==> flow/design.v <==
`timescale 1ns / 1ps
module pixel_generation(
    input clk,                               
    input reset,                             
    input video_on,                          
    input [9:0] x, y,    
    input KEY_UP, KEY_DOWN, KEY_LEFT, KEY_RIGHT,
    output reg [11:0] rgb                    
    );
    reg [1:0] direction;
    reg [1:0] game_state;
    reg [1:0] lives_rem;
    reg game_result;
    reg [1:0] gs;                            
    reg gr;                                  
    parameter X_MAX = 639;                   
    parameter Y_MAX = 479;                   
    parameter SQ_RGB = 12'h00F;              
    parameter BG_RGB = 12'h000;              
    parameter SQUARE_SIZE = 32;              
    parameter SQUARE_VELOCITY_POS = 1;           
    parameter SQUARE_VELOCITY_NEG = 1;
    parameter RECT_RGB = 12'hFFF;
    parameter FLAG_RGB = 12'hF00;
    parameter FLAG_STICK_RGB = 12'hFF0;
    parameter GAME_OVER_RGB = 12'hF0F;
    parameter GAME_START_RGB = 12'h000;
    parameter START_RGB = 12'hFFF;
    parameter WON_RGB = 12'hFFF;
    parameter LOST_RGB = 12'hFFF;
    parameter LIVES_RGB = 12'hF0F;
    wire refresh_tick;
    assign refresh_tick = ((y == 481) && (x == 0)) ? 1 : 0;
    wire [9:0] sq_x_l, sq_x_r;               
    wire [9:0] sq_y_t, sq_y_b;               
    reg [9:0] sq_x_reg, sq_y_reg;            
    wire [9:0] sq_x_next, sq_y_next;         
    reg [9:0] x_delta_reg, y_delta_reg;      
    reg [9:0] x_delta_next, y_delta_next;    
    always @(posedge clk or posedge reset)
        if(reset) begin
            sq_x_reg <= 0;
            sq_y_reg <= 430;
            x_delta_reg <= SQUARE_VELOCITY_POS;
            y_delta_reg <= SQUARE_VELOCITY_POS;
            direction <= 2'b00;
            game_state <= 2'b00;
            lives_rem <= 2'b11;
            game_result <= 1'b0;
        end
        else begin
            gs = game_state;
            gr = game_result;
            if (gs == 2'b00 && KEY_UP) gs = 2'b01;
            if (gs == 2'b10 && KEY_UP) begin
                gs = 2'b00;
                lives_rem  <= 2'b11;
            end
            if (gs == 2'b01) begin
            if (gs == 2'b01) begin
                if (
                ((direction == 2'b10) &&!((sq_x_reg - x_delta_reg) >= 100 &&(sq_x_reg - x_delta_reg) <= 200 && (sq_y_reg >= 50-31) && (sq_y_reg <= 150)) &&
                            !((sq_x_reg - x_delta_reg) >= 120 && (sq_x_reg - x_delta_reg) <= 140 && (sq_y_reg >= 0) && (sq_y_reg <= 70)) &&
                            !((sq_x_reg - x_delta_reg) >= 240 && (sq_x_reg - x_delta_reg) <= 280 && (sq_y_reg >= 120-31) && (sq_y_reg <= 180)) &&
                            !((sq_x_reg - x_delta_reg) >= 320 && (sq_x_reg - x_delta_reg) <= 340 && (sq_y_reg >= 0) && (sq_y_reg <= 90)) && 
                            !((sq_x_reg - x_delta_reg) >= 470 && (sq_x_reg - x_delta_reg) <= 590 && (sq_y_reg >= 35-31) && (sq_y_reg <= 150)) &&
                            !((sq_x_reg - x_delta_reg) >= 550 && (sq_x_reg - x_delta_reg) <= 640 && (sq_y_reg >= 250-31) && (sq_y_reg <= 270)) &&
                            !((sq_x_reg - x_delta_reg) >= 500 && (sq_x_reg - x_delta_reg) <= 530 && (sq_y_reg >= 320-31) && (sq_y_reg <= 480)) &&
                            !((sq_x_reg - x_delta_reg) >= 140 && (sq_x_reg - x_delta_reg) <= 220 && (sq_y_reg >= 380-31) && (sq_y_reg <= 480)) &&
                            !((sq_x_reg - x_delta_reg) >= 180 && (sq_x_reg - x_delta_reg) <= 280 && (sq_y_reg >= 300-31) && (sq_y_reg <= 320)) &&
                            !((sq_x_reg - x_delta_reg) >= 260 && (sq_x_reg - x_delta_reg) <= 370 && (sq_y_reg >= 230-31) && (sq_y_reg <= 250)) &&
                            !((sq_x_reg - x_delta_reg) >= 60 &&  (sq_x_reg - x_delta_reg) <= 90 &&   (sq_y_reg >= 160-31) && (sq_y_reg <= 180)) &&
                            !((sq_x_reg - x_delta_reg) >= 320 && (sq_x_reg - x_delta_reg) <= 340 && (sq_y_reg >= 280-31) && (sq_y_reg <= 300)) &&
                            !((sq_x_reg - x_delta_reg) >= 420 && (sq_x_reg - x_delta_reg) <= 440 && (sq_y_reg >= 290-31) && (sq_y_reg <= 320)) &&
                            !((sq_x_reg - x_delta_reg) >= 60 && (sq_x_reg - x_delta_reg) <= 140 && (sq_y_reg >= 260-31) && (sq_y_reg <= 290)) &&
                            !((sq_x_reg - x_delta_reg) >= 490 && (sq_x_reg - x_delta_reg) <= 510 && (sq_y_reg >= 180-31) && (sq_y_reg <= 280)) &&
                            !((sq_x_reg - x_delta_reg) >= 490 && (sq_x_reg - x_delta_reg) <= 510 && (sq_y_reg >= 180-31) && (sq_y_reg <= 280)) &&    
                            !((sq_x_reg - x_delta_reg) >= 120 && (sq_x_reg - x_delta_reg) <= 140 && (sq_y_reg >= 270-31) && (sq_y_reg <= 320))) 
                            ||
                   ((direction == 2'b11) &&!((sq_x_reg + x_delta_reg +16 ) >= 100 && (sq_x_reg + x_delta_reg +16) <= 200 && (sq_y_reg >= 50-31) && (sq_y_reg <= 150)) &&
                            !((sq_x_reg + x_delta_reg +16 ) >= 120 && (sq_x_reg + x_delta_reg +16) <= 140 && (sq_y_reg >= 0) && (sq_y_reg <= 70)) &&
                            !((sq_x_reg + x_delta_reg +16 ) >= 240 && (sq_x_reg + x_delta_reg +16) <= 280 && (sq_y_reg >= 120-31) && (sq_y_reg <= 180)) &&
                            !((sq_x_reg + x_delta_reg +16 ) >= 320 && (sq_x_reg + x_delta_reg +16) <= 340 && (sq_y_reg >= 0 ) && (sq_y_reg <= 90)) && 
                            !((sq_x_reg + x_delta_reg +16 ) >= 470 && (sq_x_reg + x_delta_reg +16) <= 590 && (sq_y_reg >= 35-31 ) && (sq_y_reg <= 150)) &&
                            !((sq_x_reg + x_delta_reg +16 ) >= 550 && (sq_x_reg + x_delta_reg +16) <= 640 && (sq_y_reg >= 250-31) && (sq_y_reg <= 270)) &&
                            !((sq_x_reg + x_delta_reg +16 ) >= 500 && (sq_x_reg + x_delta_reg +16) <= 530 && (sq_y_reg >= 320-31) && (sq_y_reg <= 480)) &&
                            !((sq_x_reg + x_delta_reg +16 ) >= 140 && (sq_x_reg + x_delta_reg +16) <= 220 && (sq_y_reg >= 380-31) && (sq_y_reg <= 480)) &&
                            !((sq_x_reg + x_delta_reg +16 ) >= 180 && (sq_x_reg + x_delta_reg +16) <= 280 && (sq_y_reg >= 300-31) && (sq_y_reg <= 320)) &&
                            !((sq_x_reg + x_delta_reg +16 ) >= 260 && (sq_x_reg + x_delta_reg +16) <= 370 && (sq_y_reg >= 230-31) && (sq_y_reg <= 250)) &&
                            !((sq_x_reg + x_delta_reg +16 ) >= 60 &&  (sq_x_reg + x_delta_reg +16) <= 90 &&  (sq_y_reg >= 160-31) && (sq_y_reg <= 180)) &&
                            !((sq_x_reg + x_delta_reg +16 ) >= 320 && (sq_x_reg + x_delta_reg +16) <= 340 && (sq_y_reg >= 280-31) && (sq_y_reg <= 300)) &&
                            !((sq_x_reg + x_delta_reg +16 ) >= 420 && (sq_x_reg + x_delta_reg +16) <= 440 && (sq_y_reg >= 290-31) && (sq_y_reg <= 320)) &&
                            !((sq_x_reg + x_delta_reg +16 ) >= 60 && (sq_x_reg + x_delta_reg +16) <= 140 && (sq_y_reg >= 260-31) && (sq_y_reg <= 290)) &&
                            !((sq_x_reg + x_delta_reg + 16) >= 490 && (sq_x_reg + x_delta_reg+16) <= 510 && (sq_y_reg >= 180-31) && (sq_y_reg <= 280)) &&
                            !((sq_x_reg + x_delta_reg + 16) >= 490 && (sq_x_reg + x_delta_reg+16) <= 510 && (sq_y_reg >= 180-31) && (sq_y_reg <= 280)) &&  
                            !((sq_x_reg + x_delta_reg +16 ) >= 120 && (sq_x_reg + x_delta_reg +16) <= 140 && (sq_y_reg >= 270-31) && (sq_y_reg <= 320)))
                            ||
                  ((direction == 2'b00) &&!((sq_y_reg - y_delta_reg) >= 50 &&  (sq_y_reg - y_delta_reg) <= 150 && (sq_x_reg >= 100-15) && (sq_x_reg <= 200)) &&
                            !((sq_y_reg - y_delta_reg) >= 0 &&   (sq_y_reg - y_delta_reg) <= 70 && (sq_x_reg >= 120-15) && (sq_x_reg <= 140)) &&
                            !((sq_y_reg - y_delta_reg) >= 120 && (sq_y_reg - y_delta_reg) <= 180 && (sq_x_reg >= 220) && (sq_x_reg <= 280)) &&
                            !((sq_y_reg - y_delta_reg) >= 0 &&   (sq_y_reg - y_delta_reg) <= 90 && (sq_x_reg >= 320-15) && (sq_x_reg <= 340))  &&
                            !((sq_y_reg - y_delta_reg) >= 35 &&   (sq_y_reg - y_delta_reg) <= 150 && (sq_x_reg >= 470-15) && (sq_x_reg <= 590)) &&
                            !((sq_y_reg - y_delta_reg) >= 250 && (sq_y_reg - y_delta_reg) <= 270 && (sq_x_reg >= 550-15) && (sq_x_reg <= 640)) && 
                            !((sq_y_reg - y_delta_reg) >= 320 && (sq_y_reg - y_delta_reg) <= 480 && (sq_x_reg >= 500-15) && (sq_x_reg <= 530)) &&
                            !((sq_y_reg - y_delta_reg) >= 380 && (sq_y_reg - y_delta_reg) <= 480 && (sq_x_reg >= 140-15) && (sq_x_reg <= 220)) &&
                            !((sq_y_reg - y_delta_reg) >= 300 && (sq_y_reg - y_delta_reg) <= 320 && (sq_x_reg >= 180-15) && (sq_x_reg <= 280))  &&
                            !((sq_y_reg - y_delta_reg) >= 230 && (sq_y_reg - y_delta_reg) <= 250 && (sq_x_reg >= 260-15) && (sq_x_reg <= 370)) &&
                            !((sq_y_reg - y_delta_reg) >= 160 && (sq_y_reg - y_delta_reg) <= 180 && (sq_x_reg >= 60-15) && (sq_x_reg <= 90)) &&
                            !((sq_y_reg - y_delta_reg) >= 280 && (sq_y_reg - y_delta_reg) <= 300 && (sq_x_reg >= 320-15) && (sq_x_reg <= 340)) &&
                            !((sq_y_reg - y_delta_reg) >= 290 && (sq_y_reg - y_delta_reg) <= 320 && (sq_x_reg >= 420-15) && (sq_x_reg <= 440)) &&
                            !((sq_y_reg - y_delta_reg) >= 260 && (sq_y_reg - y_delta_reg) <= 290 && (sq_x_reg >= 60-15) && (sq_x_reg <= 140)) &&
                            !((sq_y_reg - y_delta_reg) >= 180 &&   (sq_y_reg - y_delta_reg) <= 280 && (sq_x_reg >= 490-15) && (sq_x_reg <= 510)) &&
                            !((sq_y_reg - y_delta_reg) >= 180 &&   (sq_y_reg - y_delta_reg) <= 280 && (sq_x_reg >= 490-15) && (sq_x_reg <= 510)) &&  
                            !((sq_y_reg - y_delta_reg) >= 270 && (sq_y_reg - y_delta_reg) <= 320 && (sq_x_reg >= 120-15) && (sq_x_reg <= 140)))
                            ||
                    ((direction == 2'b01) && !((sq_y_reg + y_delta_reg +32) >= 50 && (sq_y_reg + y_delta_reg +32) <= 150 && (sq_x_reg >= 100-15) && (sq_x_reg <= 200)) &&
                            !((sq_y_reg + y_delta_reg +32) >= 0 && (sq_y_reg + y_delta_reg +32) <= 70 && (sq_x_reg >= 120-15) && (sq_x_reg <= 140)) &&
                            !((sq_y_reg + y_delta_reg +32) >= 120 && (sq_y_reg + y_delta_reg +32) <= 180 && (sq_x_reg >= 220) && (sq_x_reg <= 280)) &&
                            !((sq_y_reg + y_delta_reg +32) >= 0 && (sq_y_reg + y_delta_reg +32) <= 90 && (sq_x_reg >= 320-15) && (sq_x_reg <= 340))  &&
                            !((sq_y_reg + y_delta_reg +32) >= 35 && (sq_y_reg + y_delta_reg +32) <= 150 && (sq_x_reg >= 470-15) && (sq_x_reg <= 590)) &&
                            !((sq_y_reg + y_delta_reg +32) >= 250 && (sq_y_reg + y_delta_reg +32) <= 270 && (sq_x_reg >= 550-15) && (sq_x_reg <= 640)) && 
                            !((sq_y_reg + y_delta_reg +32) >= 320 && (sq_y_reg + y_delta_reg +32) <= 480 && (sq_x_reg >= 500-15) && (sq_x_reg <= 530)) &&
                            !((sq_y_reg + y_delta_reg +32) >= 380 && (sq_y_reg + y_delta_reg +32) <= 480 && (sq_x_reg >= 140-15) && (sq_x_reg <= 220)) &&
                            !((sq_y_reg + y_delta_reg +32) >= 300 && (sq_y_reg + y_delta_reg +32) <= 320 && (sq_x_reg >= 180-15) && (sq_x_reg <= 280))  &&
                            !((sq_y_reg + y_delta_reg +32) >= 230 && (sq_y_reg + y_delta_reg +32) <= 250 && (sq_x_reg >= 260-15) && (sq_x_reg <= 370)) &&
                            !((sq_y_reg + y_delta_reg +32) >= 160 && (sq_y_reg + y_delta_reg +32) <= 180 && (sq_x_reg >= 60-15) && (sq_x_reg <= 90)) &&
                            !((sq_y_reg + y_delta_reg +32) >= 280 && (sq_y_reg + y_delta_reg +32) <= 300 && (sq_x_reg >= 320-15) && (sq_x_reg <= 340)) &&
                            !((sq_y_reg + y_delta_reg +32) >= 290 && (sq_y_reg + y_delta_reg +32) <= 320 && (sq_x_reg >= 420-15) && (sq_x_reg <= 440)) &&
                            !((sq_y_reg + y_delta_reg +32) >= 260 && (sq_y_reg + y_delta_reg +32) <= 290 && (sq_x_reg >= 60-15) && (sq_x_reg <= 140)) &&
                            !((sq_y_reg + y_delta_reg +32) >= 180 && (sq_y_reg + y_delta_reg +32) <= 280 && (sq_x_reg >= 490-15) && (sq_x_reg <= 510)) &&
                            !((sq_y_reg + y_delta_reg +32) >= 180 && (sq_y_reg + y_delta_reg +32) <= 280 && (sq_x_reg >= 490-15) && (sq_x_reg <= 510)) &&  
                            !((sq_y_reg + y_delta_reg +32) >= 270 && (sq_y_reg + y_delta_reg +32) <= 320 && (sq_x_reg >= 120-15) && (sq_x_reg <= 140)))
                ) begin
                    sq_x_reg <= sq_x_next;
                    sq_y_reg <= sq_y_next;
                    x_delta_reg <= x_delta_next;
                    y_delta_reg <= y_delta_next;
                end
                else begin
                    if (lives_rem == 2'b11) lives_rem <= 2'b10; 
                    else if (lives_rem == 2'b10) lives_rem <= 2'b01;
                    else if (lives_rem == 2'b01) lives_rem <= 2'b00;  
                end                                 
                if (KEY_UP) direction <= 2'b00;  
                else if (KEY_DOWN) direction <= 2'b01;  
                else if (KEY_LEFT) direction <= 2'b10;  
                else if (KEY_RIGHT) direction <= 2'b11;  
                if (sq_x_r >= 610 && sq_y_t <= 30) begin
                    gs = 2'b10;
                    gr = 1'b1;
                    sq_x_reg <= 0;
                    sq_y_reg <= 430;
                end
                else if (lives_rem == 2'b00) begin
                    gs = 2'b10;
                    gr = 1'b0;
                    sq_x_reg <= 0;
                    sq_y_reg <= 430;
                end
            end
        end
            game_state <= gs;
            game_result <= gr;
    end
    assign sq_x_l = sq_x_reg;                    
    assign sq_y_t = sq_y_reg;                    
    assign sq_x_r = (sq_x_l + SQUARE_SIZE) - 16;    
    assign sq_y_b = sq_y_t + SQUARE_SIZE - 1;    
    wire sq_on;
    assign sq_on = (sq_x_l <= x) && (x <= sq_x_r) && (sq_y_t <= y) && (y <= sq_y_b) && game_state == 2'b01;
    assign sq_x_next = (refresh_tick) ?
    (sq_x_r >= X_MAX) ? sq_x_reg - x_delta_reg :   
    (sq_x_l <= 0) ? sq_x_reg + x_delta_reg :
    ((direction == 2'b10) &&!((sq_x_reg - x_delta_reg) >= 100 &&(sq_x_reg - x_delta_reg) <= 200 && (sq_y_reg >= 50-31) && (sq_y_reg <= 150)) &&
                            !((sq_x_reg - x_delta_reg) >= 120 && (sq_x_reg - x_delta_reg) <= 140 && (sq_y_reg >= 0) && (sq_y_reg <= 70)) &&
                            !((sq_x_reg - x_delta_reg) >= 240 && (sq_x_reg - x_delta_reg) <= 280 && (sq_y_reg >= 120-31) && (sq_y_reg <= 180)) &&
                            !((sq_x_reg - x_delta_reg) >= 320 && (sq_x_reg - x_delta_reg) <= 340 && (sq_y_reg >= 0) && (sq_y_reg <= 90)) && 
                            !((sq_x_reg - x_delta_reg) >= 490 && (sq_x_reg - x_delta_reg) <= 510 && (sq_y_reg >= 180-31) && (sq_y_reg <= 280)) &&    
                            !((sq_x_reg - x_delta_reg) >= 470 && (sq_x_reg - x_delta_reg) <= 590 && (sq_y_reg >= 35-31) && (sq_y_reg <= 150)) &&
                            !((sq_x_reg - x_delta_reg) >= 550 && (sq_x_reg - x_delta_reg) <= 640 && (sq_y_reg >= 250-31) && (sq_y_reg <= 270)) &&
                            !((sq_x_reg - x_delta_reg) >= 500 && (sq_x_reg - x_delta_reg) <= 530 && (sq_y_reg >= 320-31) && (sq_y_reg <= 480)) &&
                            !((sq_x_reg - x_delta_reg) >= 140 && (sq_x_reg - x_delta_reg) <= 220 && (sq_y_reg >= 380-31) && (sq_y_reg <= 480)) &&
                            !((sq_x_reg - x_delta_reg) >= 180 && (sq_x_reg - x_delta_reg) <= 280 && (sq_y_reg >= 300-31) && (sq_y_reg <= 320)) &&
                            !((sq_x_reg - x_delta_reg) >= 260 && (sq_x_reg - x_delta_reg) <= 370 && (sq_y_reg >= 230-31) && (sq_y_reg <= 250)) &&
                            !((sq_x_reg - x_delta_reg) >= 60 &&  (sq_x_reg - x_delta_reg) <= 90 &&   (sq_y_reg >= 160-31) && (sq_y_reg <= 180)) &&
                            !((sq_x_reg - x_delta_reg) >= 320 && (sq_x_reg - x_delta_reg) <= 340 && (sq_y_reg >= 280-31) && (sq_y_reg <= 300)) &&
                            !((sq_x_reg - x_delta_reg) >= 420 && (sq_x_reg - x_delta_reg) <= 440 && (sq_y_reg >= 290-31) && (sq_y_reg <= 320)) &&
                            !((sq_x_reg - x_delta_reg) >= 60 && (sq_x_reg - x_delta_reg) <= 140 && (sq_y_reg >= 260-31) && (sq_y_reg <= 290)) &&
                            !((sq_x_reg - x_delta_reg) >= 120 && (sq_x_reg - x_delta_reg) <= 140 && (sq_y_reg >= 270-31) && (sq_y_reg <= 320)))
                            ? (sq_x_reg - x_delta_reg) :
    ((direction == 2'b11) &&!((sq_x_reg + x_delta_reg +16 ) >= 100 && (sq_x_reg + x_delta_reg +16) <= 200 && (sq_y_reg >= 50-31) && (sq_y_reg <= 150)) &&
                            !((sq_x_reg + x_delta_reg +16 ) >= 120 && (sq_x_reg + x_delta_reg +16) <= 140 && (sq_y_reg >= 0) && (sq_y_reg <= 70)) &&
                            !((sq_x_reg + x_delta_reg +16 ) >= 240 && (sq_x_reg + x_delta_reg +16) <= 280 && (sq_y_reg >= 120-31) && (sq_y_reg <= 180)) &&
                            !((sq_x_reg + x_delta_reg +16 ) >= 320 && (sq_x_reg + x_delta_reg +16) <= 340 && (sq_y_reg >= 0 ) && (sq_y_reg <= 90)) && 
                            !((sq_x_reg + x_delta_reg + 16) >= 490 && (sq_x_reg + x_delta_reg+16) <= 510 && (sq_y_reg >= 180-31) && (sq_y_reg <= 280)) && 
                            !((sq_x_reg + x_delta_reg +16 ) >= 470 && (sq_x_reg + x_delta_reg +16) <= 590 && (sq_y_reg >= 35-31 ) && (sq_y_reg <= 150)) &&
                            !((sq_x_reg + x_delta_reg +16 ) >= 550 && (sq_x_reg + x_delta_reg +16) <= 640 && (sq_y_reg >= 250-31) && (sq_y_reg <= 270)) &&
                            !((sq_x_reg + x_delta_reg +16 ) >= 500 && (sq_x_reg + x_delta_reg +16) <= 530 && (sq_y_reg >= 320-31) && (sq_y_reg <= 480)) &&
                            !((sq_x_reg + x_delta_reg +16 ) >= 140 && (sq_x_reg + x_delta_reg +16) <= 220 && (sq_y_reg >= 380-31) && (sq_y_reg <= 480)) &&
                            !((sq_x_reg + x_delta_reg +16 ) >= 180 && (sq_x_reg + x_delta_reg +16) <= 280 && (sq_y_reg >= 300-31) && (sq_y_reg <= 320)) &&
                            !((sq_x_reg + x_delta_reg +16 ) >= 260 && (sq_x_reg + x_delta_reg +16) <= 370 && (sq_y_reg >= 230-31) && (sq_y_reg <= 250)) &&
                            !((sq_x_reg + x_delta_reg +16 ) >= 60 &&  (sq_x_reg + x_delta_reg +16) <= 90 &&  (sq_y_reg >= 160-31) && (sq_y_reg <= 180)) &&
                            !((sq_x_reg + x_delta_reg +16 ) >= 320 && (sq_x_reg + x_delta_reg +16) <= 340 && (sq_y_reg >= 280-31) && (sq_y_reg <= 300)) &&
                            !((sq_x_reg + x_delta_reg +16 ) >= 420 && (sq_x_reg + x_delta_reg +16) <= 440 && (sq_y_reg >= 290-31) && (sq_y_reg <= 320)) &&
                            !((sq_x_reg + x_delta_reg +16 ) >= 60 && (sq_x_reg + x_delta_reg +16) <= 140 && (sq_y_reg >= 260-31) && (sq_y_reg <= 290)) &&
                            !((sq_x_reg + x_delta_reg +16 ) >= 120 && (sq_x_reg + x_delta_reg +16) <= 140 && (sq_y_reg >= 270-31) && (sq_y_reg <= 320)))
                            ? (sq_x_reg + x_delta_reg) : sq_x_reg :
    sq_x_reg;
assign sq_y_next = (refresh_tick) ?
    (sq_y_t <= 0) ? sq_y_reg + y_delta_reg :     
    (sq_y_b >= Y_MAX) ? sq_y_reg - y_delta_reg :
    ((direction == 2'b00) &&!((sq_y_reg - y_delta_reg) >= 50 &&  (sq_y_reg - y_delta_reg) <= 150 && (sq_x_reg >= 100-15) && (sq_x_reg <= 200)) &&
                            !((sq_y_reg - y_delta_reg) >= 0 &&   (sq_y_reg - y_delta_reg) <= 70 && (sq_x_reg >= 120-15) && (sq_x_reg <= 140)) &&
                            !((sq_y_reg - y_delta_reg) >= 120 && (sq_y_reg - y_delta_reg) <= 180 && (sq_x_reg >= 220) && (sq_x_reg <= 280)) &&
                            !((sq_y_reg - y_delta_reg) >= 0 &&   (sq_y_reg - y_delta_reg) <= 90 && (sq_x_reg >= 320-15) && (sq_x_reg <= 340))  &&
                            !((sq_y_reg - y_delta_reg) >= 180 &&   (sq_y_reg - y_delta_reg) <= 280 && (sq_x_reg >= 490-15) && (sq_x_reg <= 510)) &&
                            !((sq_y_reg - y_delta_reg) >= 35 &&   (sq_y_reg - y_delta_reg) <= 150 && (sq_x_reg >= 470-15) && (sq_x_reg <= 590)) &&
                            !((sq_y_reg - y_delta_reg) >= 250 && (sq_y_reg - y_delta_reg) <= 270 && (sq_x_reg >= 550-15) && (sq_x_reg <= 640)) && 
                            !((sq_y_reg - y_delta_reg) >= 320 && (sq_y_reg - y_delta_reg) <= 480 && (sq_x_reg >= 500-15) && (sq_x_reg <= 530)) &&
                            !((sq_y_reg - y_delta_reg) >= 380 && (sq_y_reg - y_delta_reg) <= 480 && (sq_x_reg >= 140-15) && (sq_x_reg <= 220)) &&
                            !((sq_y_reg - y_delta_reg) >= 300 && (sq_y_reg - y_delta_reg) <= 320 && (sq_x_reg >= 180-15) && (sq_x_reg <= 280))  &&
                            !((sq_y_reg - y_delta_reg) >= 230 && (sq_y_reg - y_delta_reg) <= 250 && (sq_x_reg >= 260-15) && (sq_x_reg <= 370)) &&
                            !((sq_y_reg - y_delta_reg) >= 160 && (sq_y_reg - y_delta_reg) <= 180 && (sq_x_reg >= 60-15) && (sq_x_reg <= 90)) &&
                            !((sq_y_reg - y_delta_reg) >= 280 && (sq_y_reg - y_delta_reg) <= 300 && (sq_x_reg >= 320-15) && (sq_x_reg <= 340)) &&
                            !((sq_y_reg - y_delta_reg) >= 290 && (sq_y_reg - y_delta_reg) <= 320 && (sq_x_reg >= 420-15) && (sq_x_reg <= 440)) &&
                            !((sq_y_reg - y_delta_reg) >= 260 && (sq_y_reg - y_delta_reg) <= 290 && (sq_x_reg >= 60-15) && (sq_x_reg <= 140)) &&
                            !((sq_y_reg - y_delta_reg) >= 270 && (sq_y_reg - y_delta_reg) <= 320 && (sq_x_reg >= 120-15) && (sq_x_reg <= 140)))
                            ? (sq_y_reg - y_delta_reg) :
    ((direction == 2'b01) && !((sq_y_reg + y_delta_reg +32) >= 50 && (sq_y_reg + y_delta_reg +32) <= 150 && (sq_x_reg >= 100-15) && (sq_x_reg <= 200)) &&
                            !((sq_y_reg + y_delta_reg +32) >= 0 && (sq_y_reg + y_delta_reg +32) <= 70 && (sq_x_reg >= 120-15) && (sq_x_reg <= 140)) &&
                            !((sq_y_reg + y_delta_reg +32) >= 120 && (sq_y_reg + y_delta_reg +32) <= 180 && (sq_x_reg >= 220) && (sq_x_reg <= 280)) &&
                            !((sq_y_reg + y_delta_reg +32) >= 0 && (sq_y_reg + y_delta_reg +32) <= 90 && (sq_x_reg >= 320-15) && (sq_x_reg <= 340))  &&
                            !((sq_y_reg + y_delta_reg +32) >= 35 && (sq_y_reg + y_delta_reg +32) <= 150 && (sq_x_reg >= 470-15) && (sq_x_reg <= 590)) &&
                            !((sq_y_reg + y_delta_reg +32) >= 180 && (sq_y_reg + y_delta_reg +32) <= 280 && (sq_x_reg >= 490-15) && (sq_x_reg <= 510)) &&
                            !((sq_y_reg + y_delta_reg +32) >= 250 && (sq_y_reg + y_delta_reg +32) <= 270 && (sq_x_reg >= 550-15) && (sq_x_reg <= 640)) && 
                            !((sq_y_reg + y_delta_reg +32) >= 320 && (sq_y_reg + y_delta_reg +32) <= 480 && (sq_x_reg >= 500-15) && (sq_x_reg <= 530)) &&
                            !((sq_y_reg + y_delta_reg +32) >= 380 && (sq_y_reg + y_delta_reg +32) <= 480 && (sq_x_reg >= 140-15) && (sq_x_reg <= 220)) &&
                            !((sq_y_reg + y_delta_reg +32) >= 300 && (sq_y_reg + y_delta_reg +32) <= 320 && (sq_x_reg >= 180-15) && (sq_x_reg <= 280))  &&
                            !((sq_y_reg + y_delta_reg +32) >= 230 && (sq_y_reg + y_delta_reg +32) <= 250 && (sq_x_reg >= 260-15) && (sq_x_reg <= 370)) &&
                            !((sq_y_reg + y_delta_reg +32) >= 160 && (sq_y_reg + y_delta_reg +32) <= 180 && (sq_x_reg >= 60-15) && (sq_x_reg <= 90)) &&
                            !((sq_y_reg + y_delta_reg +32) >= 280 && (sq_y_reg + y_delta_reg +32) <= 300 && (sq_x_reg >= 320-15) && (sq_x_reg <= 340)) &&
                            !((sq_y_reg + y_delta_reg +32) >= 290 && (sq_y_reg + y_delta_reg +32) <= 320 && (sq_x_reg >= 420-15) && (sq_x_reg <= 440)) &&
                            !((sq_y_reg + y_delta_reg +32) >= 260 && (sq_y_reg + y_delta_reg +32) <= 290 && (sq_x_reg >= 60-15) && (sq_x_reg <= 140)) &&
                            !((sq_y_reg + y_delta_reg +32) >= 270 && (sq_y_reg + y_delta_reg +32) <= 320 && (sq_x_reg >= 120-15) && (sq_x_reg <= 140)))
                            ? (sq_y_reg + y_delta_reg) : sq_y_reg:
    sq_y_reg;
    always @* begin
        x_delta_next = x_delta_reg;
        y_delta_next = y_delta_reg;
       if(sq_y_t < 1)                               
           y_delta_next = 1;                        
       else if(sq_x_r >= X_MAX)                    
           x_delta_next = 1;                        
       else if (sq_x_r >= 300) 
           x_delta_next = 2;
    end
    wire rect_on;
    assign rect_on = ((x >= 100 && x <= 200) && (y >= 50 && y <= 150) ||
               (x >= 120 && x <= 140) && (y >= 0 && y <= 70) ||
               (x >= 240 && x <= 280) && (y >= 120 && y <= 180) ||
               (x >= 320 && x <= 340) && (y >= 0 && y <= 90) ||
               (x >= 490 && x <=510) &&  (y>= 180 && y <=280) ||      
               (x >= 470 && x <= 590) && (y >= 35 && y <= 150) ||
               (x >= 550 && x <= 640) && (y >= 250 && y <= 270) ||
               (x >= 500 && x <= 530) && (y >= 320 && y <= 480) ||
               (x >= 140 && x <= 220) && (y >= 380 && y <= 480) ||
               (x >= 180 && x <= 280) && (y >= 300 && y <= 320) ||
               (x >= 260 && x <= 370) && (y >= 230 && y <= 250) ||
               (x >= 60 && x <= 90) && (y >= 160 && y <= 180) ||
               (x >= 320 && x <= 340) && (y >= 280 && y <= 300) ||
               (x >= 420 && x <= 440) && (y >= 290 && y <= 320) ||
               (x >= 60 && x <= 140) && (y >= 260 && y <= 290) ||
               (x >= 120 && x <= 140) && (y >= 270 && y <= 320)) && (game_state == 2'b01);
    wire flag_on;
    assign flag_on = ((x >= 610 && x <= 630) && (y >= 0 && y <= 30) && (game_state == 2'b01));
    wire flag_stick_on;
    assign flag_stick_on = ((x >= 630 && x <= 635) && (y >= 0 && y <= 50) && (game_state == 2'b01));
    wire s_on;
    assign s_on = ((x >= 100 && x <= 140) && (y >= 200 && y <= 220) ||   
                   (x >= 100 && x <= 120) && (y >= 220 && y <= 240) ||   
                   (x >= 100 && x <= 140) && (y >= 240 && y <= 260) ||   
                   (x >= 120 && x <= 140) && (y >= 260 && y <= 280) ||   
                   (x >= 100 && x <= 140) && (y >= 280 && y <= 300)) && game_state == 2'b00;    
    wire t_on;
    assign t_on = ((x >= 160 && x <= 200) && (y >= 200 && y <= 220) ||   
                   (x >= 175 && x <= 185) && (y >= 200 && y <= 300)) && game_state == 2'b00;
    wire a_on;
    assign a_on = ((x >= 220 && x <= 240) && (y >= 200 && y <= 300) ||   
                   (x >= 240 && x <= 260) && (y >= 200 && y <= 220) ||   
                   (x >= 240 && x <= 260) && (y >= 240 && y <= 260) ||   
                   (x >= 260 && x <= 280) && (y >= 200 && y <= 300)) && game_state == 2'b00;    
    wire r_on;
    assign r_on =((x >= 300 && x <= 315) && (y >= 200 && y <= 250) ||   
                   (x >= 315 && x <= 325) && (y >= 200 && y <= 215) ||   
                   (x >= 325 && x <= 340) && (y >= 200 && y <= 250) ||
                   (x >= 315 && x <= 325) && (y >= 225 && y <= 250) ||
                   (x >= 300 && x <= 320) && (y >= 250 && y <= 300) ||
                   (x >= 335 && x <= 345) && (y >= 250 && y <= 290)) && game_state == 2'b00;  
    wire t2_on;
    assign t2_on = ((x >= 360 && x <= 400) && (y >= 200 && y <= 220) ||   
                    (x >= 375 && x <= 385) && (y >= 220 && y <= 300)) && game_state == 2'b00;    
    wire won_on;
     assign won_on = (
    ((x >= 290) && (x <= 300) && (y >= 210) && (y <= 260)) ||
    ((x >= 310) && (x <= 320) && (y >= 220) && (y <= 260)) ||
    ((x >= 330) && (x <= 340) && (y >= 210) && (y <= 260)) ||
    ((x >= 300) && (x <= 310) && (y >= 250) && (y <= 260)) ||
    ((x >= 320) && (x <= 330) && (y >= 250) && (y <= 260)) ||
    ((x >= 360) && (x <= 370) && (y >= 210) && (y <= 260)) ||
    ((x >= 380) && (x <= 390) && (y >= 210) && (y <= 260)) ||
    ((x >= 370) && (x <= 380) && (y >= 210) && (y <= 220)) ||
    ((x >= 370) && (x <= 380) && (y >= 250) && (y <= 260)) ||
    ((x >= 410) && (x <= 420) && (y >= 210) && (y <= 260)) ||
    ((x >= 430) && (x <= 440) && (y >= 210) && (y <= 260)) ||
    ((x >= 420) && (x <= 430) && (y >= 210) && (y <= 220))
) && (game_state == 2'b10) && (game_result == 1'b1);
    wire loss_on;
    assign loss_on =  (
    ((x >= 280) && (x <= 290) && (y >= 200) && (y <= 240)) ||
    ((x >= 290) && (x <= 320) && (y >= 230) && (y <= 240)) ||
    ((x >= 330) && (x <= 340) && (y >= 200) && (y <= 240)) ||
    ((x >= 360) && (x <= 370) && (y >= 200) && (y <= 240)) ||
    ((x >= 340) && (x <= 360) && (y >= 200) && (y <= 210)) ||
    ((x >= 340) && (x <= 360) && (y >= 230) && (y <= 240)) ||
    ((x >= 390) && (x <= 420) && (y >= 200) && (y <= 210)) ||
    ((x >= 390) && (x <= 400) && (y >= 210) && (y <= 220)) ||
    ((x >= 390) && (x <= 420) && (y >= 220) && (y <= 230)) ||
    ((x >= 410) && (x <= 420) && (y >= 230) && (y <= 240)) ||
    ((x >= 390) && (x <= 420) && (y >= 240) && (y <= 250)) ||
    ((x >= 440) && (x <= 470) && (y >= 200) && (y <= 210)) ||
    ((x >= 450) && (x <= 460) && (y >= 210) && (y <= 240)))
 && (game_state == 2'b10) && (game_result == 1'b0);
    wire three_on;
    assign three_on = (
    ((x >= 535) && (x <= 600) && (y >= 400) && (y <= 420)) ||
    ((x >= 535) && (x <= 600) && (y >= 440) && (y <= 460)) ||
    ((x >= 535) && (x <= 600) && (y >= 480) && (y <= 500)) ||
    ((x >= 535) && (x <= 600) && (y >= 520) && (y <= 540)) && game_state == 2'b01 && lives_rem == 2'b11);
    wire two_on;
    assign two_on = (
    ((x >= 5) && (x <= 15) && (y >= 5) && (y <= 10)) ||
    ((x >= 12) && (x <= 15) && (y >= 10) && (y <= 17)) ||
    ((x >= 5) && (x <= 12) && (y >= 15) && (y <= 17)) ||
    ((x >= 5) && (x <= 8) && (y >= 17) && (y <= 24)) ||
    ((x >= 5) && (x <= 15) && (y >= 24) && (y <= 34)) && game_state == 2'b01 && lives_rem == 2'b10
) ;
    wire one_on;
    assign one_on = (((x >= 5) && (x <= 10) && (y >= 5) && (y <= 25))
    && game_state == 2'b01 && lives_rem == 2'b01
    ); 
    always @*
        if (~video_on)
            rgb = 12'h000;           
        else if (sq_on)
            rgb = SQ_RGB;            
        else if (rect_on)
            rgb = RECT_RGB;          
        else if (flag_on)
            rgb = FLAG_RGB;
        else if (flag_stick_on)
            rgb = FLAG_STICK_RGB;
        else if (s_on && game_state == 2'b00)
            rgb = 12'hF00;           
        else if (t_on && game_state == 2'b00)
            rgb = 12'h0F0;           
        else if (a_on && game_state == 2'b00)
            rgb = 12'h00F;           
        else if (r_on && game_state == 2'b00)
            rgb = 12'h0F0;        
        else if (t2_on && game_state == 2'b00)
            rgb = 12'hF00;           
        else if (won_on && game_state == 2'b10 && game_result == 1'b1)
            rgb = 12'h000;
        else if (loss_on && game_state == 2'b10 && game_result == 1'b0)
            rgb = 12'h000;
        else if (!loss_on && !won_on && game_state == 2'b10)  
            rgb = GAME_OVER_RGB;     
        else
            rgb = BG_RGB;          
endmodule
---- Step by step through the tools: pixel_generation ----
Tool output for the design above before and after an edit, in the order of the flow.
Lines under "original" count in the file above, lines under "edited" in the edited file.
"change": "edited" minus "original" as printed here.
Cell names lack the library's common part.
The mark n/a stands for no value.
design
  top ..................................... pixel_generation
  clock ................................... clk
  library ................................. sky130hd
  library corner .......................... tt_025C_1v80

---- Diff ----
The edit as a unified diff against the file above.
This change comes from a script, not from a designer. The edited design behaves differently; no optimisation was intended.
begin of diff
@@ -168,5 +168,5 @@
     assign sq_y_b = sq_y_t + SQUARE_SIZE - 1;    
     wire sq_on;
-    assign sq_on = (sq_x_l <= x) && (x <= sq_x_r) && (sq_y_t <= y) && (y <= sq_y_b) && game_state == 2'b01;
+    assign sq_on = (sq_x_l <= x) && (x == sq_x_r) && (sq_y_t <= y) && (y <= sq_y_b) && game_state == 2'b01;
     assign sq_x_next = (refresh_tick) ?
     (sq_x_r >= X_MAX) ? sq_x_reg - x_delta_reg :   
end of diff

---- After elaboration ----
Yosys after proc, flatten, opt, wreduce and memory -nomap, before mapping. Memory bits, and registers merged into a memory's read port (data or address), are not among the register bits. Print and check cells are not counted.
word-level totals
  what                   original  edited  change
  word-level cells       993       993     0
  output and inout bits  12        12      0
  input port bits        27        27      0
  bits in registers      37        37      0
operators by class
  what                              original  edited  change
  $add $sub $neg                    14        14      0
  bitwise logic cells               2         2       0
  eq/ne operators                   11        12      +1
  reductions and logical operators  635       635     0
  mux-type cells                    49        49      0
  order comparisons                 275       274     -1
operators by type and width
  kind                             original  edited  change
  less-or-equal comparator 10 bit  4         3       -1
  == test 10 bit                   0         1       +1
Operator kinds equal on both sides are left out: 58.

---- Longest topological paths ----
Longest topological path by Yosys (ltp), each cell counted once; first at word level (registers and memories cut), then after technology mapping (sequential cells cut; the memories' decode and read muxes count).
logic depth
  what                           original  edited  change
  word-level depth               34        34      0
  ABC_AREA                       0         0       n/a
  gate-level depth with buffers  20        20      0

---- After synthesis ----
Yosys stat after the flow's synthesis: flattened, memories mapped to cells. It holds for the ABC_AREA given above (unset counts as 0); a run with the other value may have another netlist.
cells by type
  type       original  edited  change
  nand2_1    144       168     +24
  nor2_1     166       147     -19
  clkbuf_1   82        98      +16
  nor4_1     36        21      -15
  o211ai_1   21        35      +14
  nand3_1    62        75      +13
  mux2i_1    18        6       -12
  ha_1       55        46      -9
  a22oi_1    13        22      +9
  buf_2      30        23      -7
  o31ai_1    22        29      +7
  and3_1     20        27      +7
  a41oi_1    14        7       -7
  o32ai_1    13        6       -7
  o2111ai_1  9         16      +7
  a21boi_0   7         14      +7
  o22a_1     7         0       -7
  o21bai_1   3         10      +7
Cell types equal on both sides are left out: 7.
Not every row of either side is listed.
synthesis totals
  what                               original  edited   change
  sequential part of the area (µm²)  863.3     863.3    0.0
  standard cells after synthesis     1779      1773     -6
  flip-flop cells                    34        34       0
  cell area after synthesis (µm²)    11662.4   11513.5  -148.9

---- Worst setup path after synthesis ----
Source: OpenSTA report_checks on the synthesized netlist (no wires, ideal clock, input and output delay 20% of the period each), path of least setup slack; recovery checks are left aside. Register names are those of the netlist, which keeps one name where synthesis merged equal registers.
timing path post-synthesis
  what                               original                   edited                     change
  path kind                          input port to output port  input port to output port  n/a
  start point                        input port x[1]            input port x[7]            n/a
  end point                          output port rgb[1]         output port rgb[1]         n/a
  external input delay (ns)          2.000                      2.000                      0.000
  stages                             15                         13                         -2
  output delay (ns)                  2.000                      2.000                      0.000
  arrival time (ns)                  5.004                      4.757                      -0.247
  buffers on the path                2                          3                          +1
  required time (ns)                 8.000                      8.000                      0.000
  path delay (ns)                    3.004                      2.757                      -0.247
  path slack (ns)                    2.996                      3.243                      +0.247
  launch time at the first pin (ns)  2.000                      2.000                      0.000
  clock period (ns)                  10.0                       10.0                       0.0
  synthesis period reached (ns)      7.004                      6.757                      -0.247
"path delay" is the arrival time less input delay plus setup time.
At an output port there is no setup time.
"stages": output pins that drive a net of the path, with the launching flip-flop's if there is one; two outputs of one cell count as two.
"synthesis period reached" = period - worst setup slack (recovery checks aside). The figure is calculated, with input and output delays left at 20% of the set period.
The rows between start and end are the longest chain of elaborated cells between them; the timing report does not say that the signal goes this way. Where chains are equally long, one stands for them.
Each line given opens the expression or statement behind the cell; cells for indexed reads and writes are added by Yosys, which also makes memories of some case tables.
on the way, post-synthesis, original
  cell sequence ........................... clkbuf_1 -> inv_1 -> ha_1 -> nor2b_1 -> o21a_1 -> o21a_1 -> o21a_1 -> o21a_1 -> o21a_1 -> o21a_1 -> o21ai_0 -> a21oi_1 -> or4_1 -> a41oi_1 -> buf_4
  length of the longest elaborated chain .. 34
  elaborated cells on any way between the ends .. 302
ends and longest elaborated chain, post-synthesis, original
  what                                         line  source
  start, declared                              6     input [9:0] x, y,
  greater-or-equal comparator 10 x 9 -> 1 bit  319   ((x >= 280) && (x <= 290) && (y >= 200) && (y <= 240)) ||
  logical AND 1 bit (3 in a row)               319
  logical OR 1 bit (12 in a row)               319
  logical AND 1 bit (2 in a row)               318   assign loss_on =  (
  logical NOT 1 bit                            376   else if (!loss_on && !won_on && game_state == 2'b10)
  logical AND 1 bit (2 in a row)               376
  two-way mux 12 bit                           376
  (+5 left out)                                n/a
  two-way mux 12 bit                           364   else if (t_on && game_state == 2'b00)
  two-way mux 12 bit                           362   else if (s_on && game_state == 2'b00)
  two-way mux 12 bit                           360   else if (flag_stick_on)
  two-way mux 12 bit                           358   else if (flag_on)
  two-way mux 12 bit                           356   else if (rect_on)
  two-way mux 12 bit                           354   else if (sq_on)
  two-way mux 12 bit                           352   if (~video_on)
  end, declared                                8     output reg [11:0] rgb
Some nets on the timed path still bear RTL names; the line given drives or declares the net.
nets with RTL names, path post-synthesis, original
  signal  line
  rgb[0]  352
on the way, post-synthesis, edited
  cell sequence ........................... clkbuf_1 -> nor4bb_1 -> clkbuf_1 -> nand2_1 -> a21oi_1 -> a21oi_1 -> a211o_1 -> a222oi_1 -> o221ai_1 -> a21oi_1 -> nand4b_1 -> a41oi_1 -> buf_4
  length of the longest elaborated chain .. 34
  elaborated cells on any way between the ends .. 302
ends and longest elaborated chain, post-synthesis, edited
  what                                         line  source
  start, declared                              6     input [9:0] x, y,
  greater-or-equal comparator 10 x 9 -> 1 bit  319   ((x >= 280) && (x <= 290) && (y >= 200) && (y <= 240)) ||
  logical AND 1 bit (3 in a row)               319
  logical OR 1 bit (12 in a row)               319
  logical AND 1 bit (2 in a row)               318   assign loss_on =  (
  logical NOT 1 bit                            376   else if (!loss_on && !won_on && game_state == 2'b10)
  logical AND 1 bit (2 in a row)               376
  two-way mux 12 bit                           376
  (+5 left out)                                n/a
  two-way mux 12 bit                           364   else if (t_on && game_state == 2'b00)
  two-way mux 12 bit                           362   else if (s_on && game_state == 2'b00)
  two-way mux 12 bit                           360   else if (flag_stick_on)
  two-way mux 12 bit                           358   else if (flag_on)
  two-way mux 12 bit                           356   else if (rect_on)
  two-way mux 12 bit                           354   else if (sq_on)
  two-way mux 12 bit                           352   if (~video_on)
  end, declared                                8     output reg [11:0] rgb
nets with RTL names, path post-synthesis, edited
  signal  line
  rgb[0]  352

---- Worst path after layout ----
From the final timing report of each run of pair 1: the path of least setup slack in the routed layout; clock arrival at registers is part of the times.
timing path after layout
  what                               original                   edited                     change
  path kind                          input port to output port  input port to output port  n/a
  start point                        input port x[3]            input port x[7]            n/a
  end point                          output port rgb[2]         output port rgb[2]         n/a
  stages                             13                         13                         0
  buffers on the path                2                          2                          0
  launch time at the first pin (ns)  1.74                       1.74                       0.00
  external input delay (ns)          1.74                       1.74                       0.00
  path slack (ns)                    0.83                       0.83                       0.00
  required time (ns)                 6.97                       6.97                       0.00
  output delay (ns)                  1.74                       1.74                       0.00
  arrival time (ns)                  6.14                       6.14                       0.00
  clock period (ns)                  8.71                       8.71                       0.00
The rows between start and end are the longest chain of elaborated cells between them; the timing report does not say that the signal goes this way. Where chains are equally long, one stands for them.
on the way, after layout, original
  cell sequence ........................... clkdlybuf4s50_1 -> and2_1 -> a211oi_1 -> o21ai_0 -> a21oi_1 -> a32o_1 -> a21oi_1 -> o21ai_0 -> nand2_1 -> a21oi_1 -> o41ai_1 -> a41oi_1 -> clkdlybuf4s50_1
  length of the longest elaborated chain .. 34
  elaborated cells on any way between the ends .. 302
ends and longest elaborated chain, after layout, original
  what                                         line  source
  start, declared                              6     input [9:0] x, y,
  greater-or-equal comparator 10 x 9 -> 1 bit  319   ((x >= 280) && (x <= 290) && (y >= 200) && (y <= 240)) ||
  logical AND 1 bit (3 in a row)               319
  logical OR 1 bit (12 in a row)               319
  logical AND 1 bit (2 in a row)               318   assign loss_on =  (
  logical NOT 1 bit                            376   else if (!loss_on && !won_on && game_state == 2'b10)
  logical AND 1 bit (2 in a row)               376
  two-way mux 12 bit                           376
  (+5 left out)                                n/a
  two-way mux 12 bit                           364   else if (t_on && game_state == 2'b00)
  two-way mux 12 bit                           362   else if (s_on && game_state == 2'b00)
  two-way mux 12 bit                           360   else if (flag_stick_on)
  two-way mux 12 bit                           358   else if (flag_on)
  two-way mux 12 bit                           356   else if (rect_on)
  two-way mux 12 bit                           354   else if (sq_on)
  two-way mux 12 bit                           352   if (~video_on)
  end, declared                                8     output reg [11:0] rgb
on the way, after layout, edited
  cell sequence ........................... clkdlybuf4s50_1 -> inv_1 -> o21ai_0 -> o22ai_1 -> a21oi_1 -> a211oi_1 -> a21o_1 -> a222oi_1 -> o221ai_1 -> a21oi_1 -> nand4b_1 -> a41oi_1 -> clkdlybuf4s50_1
  length of the longest elaborated chain .. 34
  elaborated cells on any way between the ends .. 302
ends and longest elaborated chain, after layout, edited
  what                                         line  source
  start, declared                              6     input [9:0] x, y,
  greater-or-equal comparator 10 x 9 -> 1 bit  319   ((x >= 280) && (x <= 290) && (y >= 200) && (y <= 240)) ||
  logical AND 1 bit (3 in a row)               319
  logical OR 1 bit (12 in a row)               319
  logical AND 1 bit (2 in a row)               318   assign loss_on =  (
  logical NOT 1 bit                            376   else if (!loss_on && !won_on && game_state == 2'b10)
  logical AND 1 bit (2 in a row)               376
  two-way mux 12 bit                           376
  (+5 left out)                                n/a
  two-way mux 12 bit                           364   else if (t_on && game_state == 2'b00)
  two-way mux 12 bit                           362   else if (s_on && game_state == 2'b00)
  two-way mux 12 bit                           360   else if (flag_stick_on)
  two-way mux 12 bit                           358   else if (flag_on)
  two-way mux 12 bit                           356   else if (rect_on)
  two-way mux 12 bit                           354   else if (sq_on)
  two-way mux 12 bit                           352   if (~video_on)
  end, declared                                8     output reg [11:0] rgb

---- Layout results ----
Runs of the flow (Yosys, OpenROAD) on both versions; the two runs of a pair have the same settings. The constraints put input and output delay at 20% of the set period each and load the outputs with 0.01 pF.
flow settings, pair 1
  CORE_UTILIZATION ........................ 40
  period_ns ............................... 8.71
  CAP_MARGIN .............................. 20
  CORE_MARGIN ............................. 2
  SLEW_MARGIN ............................. 20
final reports, pair 1
  what                                       original  edited   change
  worst hold slack in the final report (ns)  0.499     0.493    -0.006
  netlist area reported by Yosys (µm²)       11662.4   11513.5  -148.9
  final utilization                          0.433     0.429    -0.004
  std-cell area (final layout) (µm²)         12416.9   12245.5  -171.4
  die footprint (µm²)                        30537.6   30157.8  -379.8
  worst slack on setup checks (ns)           0.825     0.827    +0.002
  final setup TNS (ns)                       0.000     0.000    0.000
flow settings, pair 2
  CELL_PAD_IN_SITES_DETAIL_PLACEMENT ...... 2
  CELL_PAD_IN_SITES_GLOBAL_PLACEMENT ...... 0
  CORE_UTILIZATION ........................ 29
  PLACE_DENSITY ........................... 0.94
  SETUP_SLACK_MARGIN ...................... -0.78
  period_ns ............................... 13.2
  CAP_MARGIN .............................. 20
  CORE_MARGIN ............................. 2
  SLEW_MARGIN ............................. 20
final reports, pair 2
  what                                       original  edited   change
  worst hold slack in the final report (ns)  0.542     0.582    +0.040
  netlist area reported by Yosys (µm²)       11662.4   11513.5  -148.9
  final utilization                          0.316     0.314    -0.002
  std-cell area (final layout) (µm²)         12542.0   12238.0  -304.0
  die footprint (µm²)                        41834.6   41312.6  -522.0
  worst slack on setup checks (ns)           2.902     2.570    -0.332
  final setup TNS (ns)                       0.000     0.000    0.000
